==> flow/design.v <==
`timescale 1ns / 1ps
module rrc_filter #(
	parameter WIDTH = 9
)(
	input logic clk,
	input logic rst,
	input logic signed [WIDTH-1:0] filter_in,
	output logic signed [WIDTH-1:0] filter_out
);
	logic signed [WIDTH-1:0] shift_reg_out [0:31];
	logic signed [2*WIDTH-1:0] mul_sum [0:32];
	logic signed [23:0] acc_sum;
	integer i;
	always @(posedge clk or posedge rst) begin
		if(rst) begin
			for(i = 0; i < 32; i=i+1) begin
				shift_reg_out[i] <= 9'b0;
			end
		end
		else begin
			shift_reg_out[0] <= filter_in;
			for(i = 0; i < 31; i=i+1) begin
				shift_reg_out[i+1] <= shift_reg_out[i];
			end
		end
	end
	multiplier_9b #(.WIDTH(9)) MUL0(.mul_in(filter_in), .coefficient(9'd0), .mul_out(mul_sum[0]));
	multiplier_9b #(.WIDTH(9)) MUL1(.mul_in(shift_reg_out[0]), .coefficient(-9'd1), .mul_out(mul_sum[1]));
	multiplier_9b #(.WIDTH(9)) MUL2(.mul_in(shift_reg_out[1]), .coefficient(9'd1),.mul_out(mul_sum[2]));
	multiplier_9b #(.WIDTH(9)) MUL3(.mul_in(shift_reg_out[2]), .coefficient(9'd0),.mul_out(mul_sum[3]));
	multiplier_9b #(.WIDTH(9)) MUL4(.mul_in(shift_reg_out[3]), .coefficient(-9'd1),.mul_out(mul_sum[4]));
	multiplier_9b #(.WIDTH(9)) MUL5(.mul_in(shift_reg_out[4]), .coefficient(9'd2),.mul_out(mul_sum[5]));
	multiplier_9b #(.WIDTH(9)) MUL6(.mul_in(shift_reg_out[5]), .coefficient(9'd0),.mul_out(mul_sum[6]));
	multiplier_9b #(.WIDTH(9)) MUL7(.mul_in(shift_reg_out[6]), .coefficient(-9'd2),.mul_out(mul_sum[7]));
	multiplier_9b #(.WIDTH(9)) MUL8(.mul_in(shift_reg_out[7]), .coefficient(9'd2),.mul_out(mul_sum[8]));
	multiplier_9b #(.WIDTH(9)) MUL9(.mul_in(shift_reg_out[8]), .coefficient(9'd0),.mul_out(mul_sum[9]));
	multiplier_9b #(.WIDTH(9)) MUL10(.mul_in(shift_reg_out[9]), .coefficient(-9'd6),.mul_out(mul_sum[10]));
	multiplier_9b #(.WIDTH(9)) MUL11(.mul_in(shift_reg_out[10]), .coefficient(9'd8),.mul_out(mul_sum[11]));
	multiplier_9b #(.WIDTH(9)) MUL12(.mul_in(shift_reg_out[11]), .coefficient(9'd10),.mul_out(mul_sum[12]));
	multiplier_9b #(.WIDTH(9)) MUL13(.mul_in(shift_reg_out[12]), .coefficient(-9'd28),.mul_out(mul_sum[13]));
	multiplier_9b #(.WIDTH(9)) MUL14(.mul_in(shift_reg_out[13]), .coefficient(-9'd14),.mul_out(mul_sum[14]));
	multiplier_9b #(.WIDTH(9)) MUL15(.mul_in(shift_reg_out[14]), .coefficient(9'd111),.mul_out(mul_sum[15]));
	multiplier_9b #(.WIDTH(9)) MUL16(.mul_in(shift_reg_out[15]), .coefficient(9'd196),.mul_out(mul_sum[16]));
	multiplier_9b #(.WIDTH(9)) MUL17(.mul_in(shift_reg_out[16]), .coefficient(9'd111),.mul_out(mul_sum[17]));
	multiplier_9b #(.WIDTH(9)) MUL18(.mul_in(shift_reg_out[17]), .coefficient(-9'd14),.mul_out(mul_sum[18]));
	multiplier_9b #(.WIDTH(9)) MUL19(.mul_in(shift_reg_out[18]), .coefficient(-9'd28),.mul_out(mul_sum[19]));
	multiplier_9b #(.WIDTH(9)) MUL20(.mul_in(shift_reg_out[19]), .coefficient(9'd10),.mul_out(mul_sum[20]));
	multiplier_9b #(.WIDTH(9)) MUL21(.mul_in(shift_reg_out[20]), .coefficient(9'd8),.mul_out(mul_sum[21]));
	multiplier_9b #(.WIDTH(9)) MUL22(.mul_in(shift_reg_out[21]), .coefficient(-9'd6),.mul_out(mul_sum[22]));
	multiplier_9b #(.WIDTH(9)) MUL23(.mul_in(shift_reg_out[22]), .coefficient(9'd0),.mul_out(mul_sum[23]));
	multiplier_9b #(.WIDTH(9)) MUL24(.mul_in(shift_reg_out[23]), .coefficient(9'd2),.mul_out(mul_sum[24]));
	multiplier_9b #(.WIDTH(9)) MUL25(.mul_in(shift_reg_out[24]), .coefficient(-9'd2),.mul_out(mul_sum[25]));
	multiplier_9b #(.WIDTH(9)) MUL26(.mul_in(shift_reg_out[25]), .coefficient(9'd0),.mul_out(mul_sum[26]));
	multiplier_9b #(.WIDTH(9)) MUL27(.mul_in(shift_reg_out[26]), .coefficient(9'd2),.mul_out(mul_sum[27]));
	multiplier_9b #(.WIDTH(9)) MUL28(.mul_in(shift_reg_out[27]), .coefficient(-9'd1),.mul_out(mul_sum[28]));
	multiplier_9b #(.WIDTH(9)) MUL29(.mul_in(shift_reg_out[28]), .coefficient(9'd0),.mul_out(mul_sum[29]));
	multiplier_9b #(.WIDTH(9)) MUL30(.mul_in(shift_reg_out[29]), .coefficient(9'd1),.mul_out(mul_sum[30]));
	multiplier_9b #(.WIDTH(9)) MUL31(.mul_in(shift_reg_out[30]), .coefficient(-9'd1),.mul_out(mul_sum[31]));
	multiplier_9b #(.WIDTH(9)) MUL32(.mul_in(shift_reg_out[31]), .coefficient(9'd0),.mul_out(mul_sum[32]));
	always_comb begin : accumulate_sum
		acc_sum = mul_sum[0] + mul_sum[1] + mul_sum[2] + mul_sum[3] + mul_sum[4] + 
		mul_sum[5] + mul_sum[6] + mul_sum[7] + mul_sum[8] + mul_sum[9] + 
		mul_sum[10] + mul_sum[11] + mul_sum[12] + mul_sum[13] + mul_sum[14] + 
		mul_sum[15] + mul_sum[16] + mul_sum[17] + mul_sum[18] + mul_sum[19] + 
		mul_sum[20] + mul_sum[21] + mul_sum[22] + mul_sum[23] + mul_sum[24] + 
		mul_sum[25] + mul_sum[26] + mul_sum[27] + mul_sum[28] + mul_sum[29] + 
		mul_sum[30] + mul_sum[31] + mul_sum[32];  
	end
	logic signed [15:0] trunc_frac_sum;
	assign trunc_frac_sum = acc_sum[23:8];
	always_ff @( posedge clk or posedge rst ) begin : blockName
		if(rst) begin
			filter_out <= 0;
		end
		else if(trunc_frac_sum > 255) begin
			filter_out <= 255;
		end
		else if(trunc_frac_sum < -256) begin
			filter_out <= -256;
		end
		else begin
			filter_out <= trunc_frac_sum;
		end
	end
endmodule
module multiplier_9b #(
	parameter WIDTH = 9
)(
	input logic signed [WIDTH-1:0] mul_in,
	input logic signed [WIDTH-1:0] coefficient,
	output logic signed [2*WIDTH-1:0] mul_out
);
	assign mul_out = mul_in * coefficient;
endmodule
# From RTL to reports: rrc_filter
# Tool output for the design above before and after an edit, in the order of the flow.
# "orig" refers to lines of the RTL above, "edited" to lines of the edited file.
# "change" is "edited" less "orig", of the values as shown; "change_rel_pct" is that difference over "orig", in percent.
# Operators carry their Yosys type and port widths (W data, S select, Z words).
# Cell names lack the library's common part.
# Not given: -
[setup]
design = "rrc_filter"
clk_port = "clk"
lib = "sky130hd"
pvt_corner = "tt_025C_1v80"

# The edit
# Unified diff, file above to edited file.
# This change comes from a script, not from a designer. The edited design behaves differently; no optimisation was intended.
# begin of diff
@@ -68,5 +68,7 @@
 	end
 	logic signed [15:0] trunc_frac_sum;
-	assign trunc_frac_sum = acc_sum[23:8];
+	logic signed [15:0] trunc_frac_sum_s1;
+	always_ff @(posedge clk) trunc_frac_sum_s1 <= acc_sum[23:8];
+	assign trunc_frac_sum = trunc_frac_sum_s1;
 	always_ff @( posedge clk or posedge rst ) begin : blockName
 		if(rst) begin
# end of diff

# Word level
# Counts by Yosys on the flattened word-level netlist (proc, flatten, opt, wreduce). Print and check cells are left out. Cells with the same type and inputs are merged into one.
[bits]
columns = ["item", "orig", "edited", "change", "change_rel_pct"]
rows = [
  ["wordCells", 77, 78, 1, 1.30],
  ["input_bits", 11, 11, 0, 0.00],
  ["out_inout_bits", 9, 9, 0, 0.00],
  ["reg_bits", 288, 304, 16, 5.56],
]
[classes]
columns = ["item", "orig", "edited", "change", "change_rel_pct"]
rows = [
  ["add_sub_neg", 30, 30, 0, 0.00],
  ["compare", 2, 2, 0, 0.00],
  ["mul", 11, 11, 0, 0.00],
  ["n_mux", 2, 2, 0, 0.00],
]
# Operator kinds equal on both sides are left out: 19.

# Longest topological paths
# Yosys ltp: most cells in a row. Word level: on the elaborated netlist, between registers, memories and ports. Mapped: between sequential cells and ports; inverters and the memories' decode and read muxes count.
[logic_depth]
columns = ["item", "orig", "edited", "change", "change_rel_pct"]
rows = [
  ["ltp_word", 28, 25, -3, -10.71],
  ["ABC_AREA", "0", "0", "-", "-"],
  ["mapped_depth", 40, 38, -2, -5.00],
  ["mapped_depth_nobuf", 39, 38, -1, -2.56],
]

# Synthesis result
# Yosys stat after the flow's synthesis: flattened, memories mapped to cells. It holds for the ABC_AREA given above (unset counts as 0); a run with the other value may have another netlist.
[by_type]
columns = ["type", "orig", "edited", "change", "change_rel_pct"]
rows = [
  ["o21ai_1", 27, 2, -25, -92.59],
  ["o21ai_0", 23, 45, 22, 95.65],
  ["dfxtp_1", 0, 16, 16, "-"],
  ["a21o_1", 41, 27, -14, -34.15],
  ["nor2_1", 33, 46, 13, 39.39],
  ["o21a_1", 12, 23, 11, 91.67],
  ["a21boi_0", 0, 9, 9, "-"],
  ["o21bai_1", 14, 6, -8, -57.14],
  ["nand3_1", 14, 7, -7, -50.00],
  ["xor2_1", 47, 41, -6, -12.77],
  ["and3_1", 8, 2, -6, -75.00],
  ["a21boi_1", 6, 0, -6, -100.00],
  ["xnor2_1", 90, 95, 5, 5.56],
  ["nand2b_1", 15, 10, -5, -33.33],
  ["ha_1", 330, 326, -4, -1.21],
  ["nand2_1", 36, 40, 4, 11.11],
  ["a211o_1", 5, 1, -4, -80.00],
  ["fa_1", 409, 412, 3, 0.73],
]
# Cell types equal on both sides are left out: 8.
# The list need not be complete.
[synth_totals]
columns = ["item", "orig", "edited", "change", "change_rel_pct"]
rows = [
  ["mapped_area_um2", 25449.4, 25530.7, 81.3, 0.32],
  ["ff_cells", 288, 304, 16, 5.56],
  ["sequential_area_um2", 7206.9, 7527.2, 320.3, 4.44],
  ["mapped_cells", 2181, 2170, -11, -0.50],
  ["buf_cells", 6, 4, -2, -33.33],
]
# By module: a second synthesis without flattening, with its own total; a netlist apart from the flattened one above.
[hier_totals]
columns = ["item", "orig", "edited", "change", "change_rel_pct"]
rows = [
  ["hier_cells", 12567, 12610, 43, 0.34],
  ["area_unflattened_um2", 122058.3, 122477.5, 419.2, 0.34],
]
# Rows give one instance, submodules left out.
[modules_orig]
columns = ["mod", "mod_area_um2", "instances", "seq_area_um2", "n_cells"]
rows = [
  ["multiplier_9b (WIDTH=9)", 3001.6, 33, 0.0, 327],
  ["rrc_filter", 23004.6, 1, 7432.1, 1776],
]
[modules_edited]
columns = ["mod", "mod_area_um2", "instances", "seq_area_um2", "n_cells"]
rows = [
  ["multiplier_9b (WIDTH=9)", 3001.6, 33, 0.0, 327],
  ["rrc_filter", 23423.7, 1, 7752.4, 1819],
]

# Path before layout
# OpenSTA on the mapped netlist: ideal clock, no wires. The path of least setup slack (recovery checks aside). Input and output delay are each 20% of the period. Register names are those of the netlist, which keeps one name where synthesis merged equal registers.
[synth_path]
columns = ["item", "orig", "edited", "change", "change_rel_pct"]
rows = [
  ["path_kind", "register -> register", "register -> register", "-", "-"],
  ["from", "register shift_reg_out[14][8]", "register shift_reg_out[14][8]", "-", "-"],
  ["to", "register filter_out[0]", "register trunc_frac_sum_s1[12]", "-", "-"],
  ["path_stages", 36, 36, 0, 0.00],
  ["required_ps", 10358, 10373, 15, 0.14],
  ["period_ps", 10500, 10500, 0, 0.00],
  ["path_buffers", 2, 1, -1, -50.00],
  ["setup_ps", 142, 127, -15, "-"],
  ["path_delay_ps", 10132, 9265, -867, -8.56],
  ["arrival_time_ps", 9990, 9138, -852, -8.53],
  ["path_slack_ps", 368, 1235, 867, "-"],
  ["period_less_setup_slack_ps", 10132, 9265, -867, -8.56],
]
# "path_delay_ps" is the arrival time less input delay plus setup time.
# "path_stages" counts driving pins, that of a launching flip-flop among them; a cell with two outputs on the path counts twice.
# "period_less_setup_slack_ps" is the clock period less the worst setup slack; recovery checks do not enter. This is arithmetic on one report: input and output delays are still those of the set period (20% each).
# The rows between start and end are the longest chain of elaborated cells between them; the timing report does not say that the signal goes this way. Where chains are equally long, one stands for them.
# Each line given opens the expression or statement behind the cell; cells for indexed reads and writes are added by Yosys, which also makes memories of some case tables.
# At most two assigning lines are given for a register; there are more.
[synth_via_orig]
path_cell_list = "dfrtp_1 -> clkbuf_1 -> inv_1 -> fa_1 -> inv_1 -> fa_1 -> fa_1 -> ha_1 -> a21o_1 -> a31o_1 -> a211oi_1 -> nor3b_1 -> nor3_1 -> xor2_1 -> fa_1 -> fa_1 -> inv_1 -> fa_1 -> fa_1 -> inv_1 -> fa_1 -> inv_1 -> fa_1 -> inv_1 -> fa_1 -> inv_1 -> ha_1 -> and2_1 -> buf_6 -> a221oi_2 -> o21ai_2 -> a2111oi_2 -> nor3_1 -> a211o_1 -> o41ai_4 -> o21ai_1"
elab_chain_cells = 18
cone_cells = 19
cone_classes = "add/sub: 14; mul: 1; compare: 2; mux: 2"
[synth_rtl_orig]
columns = ["item", "line", "source"]
rows = [
  ["start: declaration", 10, "logic signed [WIDTH-1:0] shift_reg_out [0:31];"],
  ["start: assignment", 17, "shift_reg_out[i] <= 9'b0;"],
  ["start: assignment", 23, "shift_reg_out[i+1] <= shift_reg_out[i];"],
  ["$mul A9 B8 Y17", 93, "assign mul_out = mul_in * coefficient;"],
  ["$add A24 B18 Y24 (6 in a row)", 61, "acc_sum = mul_sum[0] + mul_sum[1] + mul_sum[2] + mul_sum[3] + mul_sum[4] +"],
  ["$add A24 B12 Y24", 61, ""],
  ["$add A24 B18 Y24", 61, ""],
  ["$add A24 B10 Y24", 61, ""],
  ["$add A24 B18 Y24", 61, ""],
  ["$add A24 B10 Y24", 61, ""],
  ["$add A24 B18 Y24", 61, ""],
  ["$add A24 B9 Y24", 61, ""],
  ["$add A24 B18 Y24", 61, ""],
  ["$lt A16 B9 Y1", 78, "else if(trunc_frac_sum < -256) begin"],
  ["$mux W9", 78, ""],
  ["$mux W9", 75, "else if(trunc_frac_sum > 255) begin"],
  ["end: assignment", 79, "filter_out <= -256;"],
  ["end: assignment", 82, "filter_out <= trunc_frac_sum;"],
  ["end: declaration", 8, "output logic signed [WIDTH-1:0] filter_out"],
]
[synth_via_edited]
path_cell_list = "dfrtp_1 -> clkbuf_1 -> inv_1 -> fa_1 -> inv_1 -> fa_1 -> inv_1 -> fa_1 -> inv_1 -> ha_1 -> o21a_1 -> o21a_1 -> o41a_1 -> o21a_1 -> o21a_1 -> o41ai_2 -> xnor2_1 -> fa_1 -> inv_1 -> fa_1 -> fa_1 -> fa_1 -> fa_1 -> inv_1 -> fa_1 -> inv_1 -> fa_1 -> inv_1 -> ha_1 -> a21oi_1 -> o21ai_0 -> a22o_1 -> a31oi_1 -> nand2b_2 -> a311oi_1 -> o22ai_1"
elab_chain_cells = 15
cone_cells = 15
cone_classes = "add/sub: 14; mul: 1"
[synth_rtl_edited]
columns = ["item", "line", "source"]
rows = [
  ["start: declaration", 10, "logic signed [WIDTH-1:0] shift_reg_out [0:31];"],
  ["start: assignment", 17, "shift_reg_out[i] <= 9'b0;"],
  ["start: assignment", 23, "shift_reg_out[i+1] <= shift_reg_out[i];"],
  ["$mul A9 B8 Y17", 95, "assign mul_out = mul_in * coefficient;"],
  ["$add A24 B18 Y24 (6 in a row)", 61, "acc_sum = mul_sum[0] + mul_sum[1] + mul_sum[2] + mul_sum[3] + mul_sum[4] +"],
  ["$add A24 B12 Y24", 61, ""],
  ["$add A24 B18 Y24", 61, ""],
  ["$add A24 B10 Y24", 61, ""],
  ["$add A24 B18 Y24", 61, ""],
  ["$add A24 B10 Y24", 61, ""],
  ["$add A24 B18 Y24", 61, ""],
  ["$add A24 B9 Y24", 61, ""],
  ["$add A24 B18 Y24", 61, ""],
  ["end: assignment", 71, "always_ff @(posedge clk) trunc_frac_sum_s1 <= acc_sum[23:8];"],
  ["end: declaration", 70, "logic signed [15:0] trunc_frac_sum_s1;"],
]

# Timing after layout
# From the final timing report of each run of set A: the path of least setup slack in the routed layout; clock arrival at registers is part of the times.
# The path's times are printed in steps of 10 ps; the period is the one set.
[layout_path]
columns = ["item", "orig", "edited", "change", "change_rel_pct"]
rows = [
  ["path_kind", "register -> register", "register -> register", "-", "-"],
  ["from", "register shift_reg_out[14][2]", "register shift_reg_out[14][2]", "-", "-"],
  ["to", "register filter_out[5]", "register trunc_frac_sum_s1[15]", "-", "-"],
  ["path_buffers", 3, 0, -3, -100.00],
  ["path_slack_ps", 260, 500, 240, "-"],
  ["arrival_time_ps", 10380, 10190, -190, -1.83],
  ["period_ps", 10200, 10200, 0, 0.00],
  ["required_ps", 10640, 10700, 60, 0.56],
  ["path_stages", 37, 34, -3, -8.11],
  ["setup_ps", 110, 70, -40, "-"],
]
# The rows between start and end are the longest chain of elaborated cells between them; the timing report does not say that the signal goes this way. Where chains are equally long, one stands for them.
# At most two assigning lines are given for a register; there are more.
[layout_via_orig]
path_cell_list = "dfrtp_2 -> buf_6 -> ha_2 -> xor2_4 -> ha_4 -> fa_1 -> fa_1 -> ha_4 -> a21o_1 -> a31o_1 -> a211oi_2 -> nor3b_2 -> nor3_2 -> xor2_1 -> buf_4 -> fa_2 -> fa_2 -> inv_2 -> fa_1 -> fa_1 -> inv_2 -> fa_1 -> inv_2 -> fa_1 -> inv_1 -> fa_1 -> inv_2 -> ha_4 -> and2_4 -> a221oi_4 -> o21ai_4 -> a2111oi_4 -> nor3_2 -> a211o_1 -> o41ai_4 -> buf_6 -> o21ai_2"
elab_chain_cells = 18
cone_cells = 19
cone_classes = "add/sub: 14; mul: 1; compare: 2; mux: 2"
[layout_rtl_orig]
columns = ["item", "line", "source"]
rows = [
  ["start: declaration", 10, "logic signed [WIDTH-1:0] shift_reg_out [0:31];"],
  ["start: assignment", 17, "shift_reg_out[i] <= 9'b0;"],
  ["start: assignment", 23, "shift_reg_out[i+1] <= shift_reg_out[i];"],
  ["$mul A9 B8 Y17", 93, "assign mul_out = mul_in * coefficient;"],
  ["$add A24 B18 Y24 (6 in a row)", 61, "acc_sum = mul_sum[0] + mul_sum[1] + mul_sum[2] + mul_sum[3] + mul_sum[4] +"],
  ["$add A24 B12 Y24", 61, ""],
  ["$add A24 B18 Y24", 61, ""],
  ["$add A24 B10 Y24", 61, ""],
  ["$add A24 B18 Y24", 61, ""],
  ["$add A24 B10 Y24", 61, ""],
  ["$add A24 B18 Y24", 61, ""],
  ["$add A24 B9 Y24", 61, ""],
  ["$add A24 B18 Y24", 61, ""],
  ["$lt A16 B9 Y1", 78, "else if(trunc_frac_sum < -256) begin"],
  ["$mux W9", 78, ""],
  ["$mux W9", 75, "else if(trunc_frac_sum > 255) begin"],
  ["end: assignment", 79, "filter_out <= -256;"],
  ["end: assignment", 82, "filter_out <= trunc_frac_sum;"],
  ["end: declaration", 8, "output logic signed [WIDTH-1:0] filter_out"],
]
[layout_via_edited]
path_cell_list = "dfrtp_1 -> ha_1 -> xor2_1 -> ha_1 -> fa_1 -> inv_1 -> fa_1 -> inv_1 -> ha_1 -> o21a_1 -> o21a_1 -> o41a_1 -> o21ai_0 -> nand2b_1 -> a21oi_1 -> xor2_1 -> fa_1 -> fa_1 -> fa_1 -> fa_1 -> inv_1 -> fa_1 -> fa_1 -> inv_1 -> fa_1 -> inv_1 -> ha_1 -> a21o_1 -> a21o_1 -> a311o_1 -> o21ai_0 -> a21oi_1 -> a21oi_1 -> xnor2_1"
elab_chain_cells = 15
cone_cells = 15
cone_classes = "add/sub: 14; mul: 1"
[layout_rtl_edited]
columns = ["item", "line", "source"]
rows = [
  ["start: declaration", 10, "logic signed [WIDTH-1:0] shift_reg_out [0:31];"],
  ["start: assignment", 17, "shift_reg_out[i] <= 9'b0;"],
  ["start: assignment", 23, "shift_reg_out[i+1] <= shift_reg_out[i];"],
  ["$mul A9 B8 Y17", 95, "assign mul_out = mul_in * coefficient;"],
  ["$add A24 B18 Y24 (6 in a row)", 61, "acc_sum = mul_sum[0] + mul_sum[1] + mul_sum[2] + mul_sum[3] + mul_sum[4] +"],
  ["$add A24 B12 Y24", 61, ""],
  ["$add A24 B18 Y24", 61, ""],
  ["$add A24 B10 Y24", 61, ""],
  ["$add A24 B18 Y24", 61, ""],
  ["$add A24 B10 Y24", 61, ""],
  ["$add A24 B18 Y24", 61, ""],
  ["$add A24 B9 Y24", 61, ""],
  ["$add A24 B18 Y24", 61, ""],
  ["end: assignment", 71, "always_ff @(posedge clk) trunc_frac_sum_s1 <= acc_sum[23:8];"],
  ["end: declaration", 70, "logic signed [15:0] trunc_frac_sum_s1;"],
]

# Layout results
# Runs of the flow (Yosys, OpenROAD) on both versions; the two runs of a pair have the same settings. The constraints put input and output delay at 20% of the set period each and load the outputs with 0.01 pF.
[settings_set_A]
period_ns = 10.2
CAP_MARGIN = 20
CORE_MARGIN = 2
CORE_UTILIZATION = 40
SLEW_MARGIN = 20
[results_set_A]
columns = ["item", "orig", "edited", "change", "change_rel_pct"]
rows = [
  ["achievedPeriod_ps", 9945, 9697, -248, -2.49],
  ["holdWs_ps", 343, 322, -21, "-"],
  ["layout_utilization_frac", 0.46, 0.446, -0.014, "-"],
  ["setup_ws_ps", 255, 503, 248, "-"],
  ["yosys_chip_area_um2", 25449.4, 25530.7, 81.3, 0.32],
  ["tns_ps", 0, 0, 0, "-"],
  ["die_footprint_um2", 65656.4, 65864.1, 207.7, 0.32],
  ["finalCellArea_um2", 28952.8, 28133.2, -819.6, -2.83],
]
[settings_set_B]
CAP_MARGIN = 25
CORE_UTILIZATION = 52
GPL_ROUTABILITY_DRIVEN = 1
HOLD_SLACK_MARGIN = 0.07
PLACE_DENSITY_LB_ADDON = 0.22
SLEW_MARGIN = 5
period_ns = 15.1
CORE_MARGIN = 2
[results_set_B]
columns = ["item", "orig", "edited", "change", "change_rel_pct"]
rows = [
  ["achievedPeriod_ps", 11121, 9881, -1240, -11.15],
  ["holdWs_ps", 344, 337, -7, "-"],
  ["layout_utilization_frac", 0.569, 0.572, 0.003, "-"],
  ["setup_ws_ps", 3979, 5219, 1240, "-"],
  ["yosys_chip_area_um2", 25449.4, 25530.7, 81.3, 0.32],
  ["tns_ps", 0, 0, 0, "-"],
  ["die_footprint_um2", 50726.3, 50886.3, 160.0, 0.32],
  ["finalCellArea_um2", 27669.0, 27885.5, 216.5, 0.78],
]
# "achievedPeriod_ps" means the clock period less the worst setup slack. The figure is calculated, with input and output delays left at 20% of the set period.
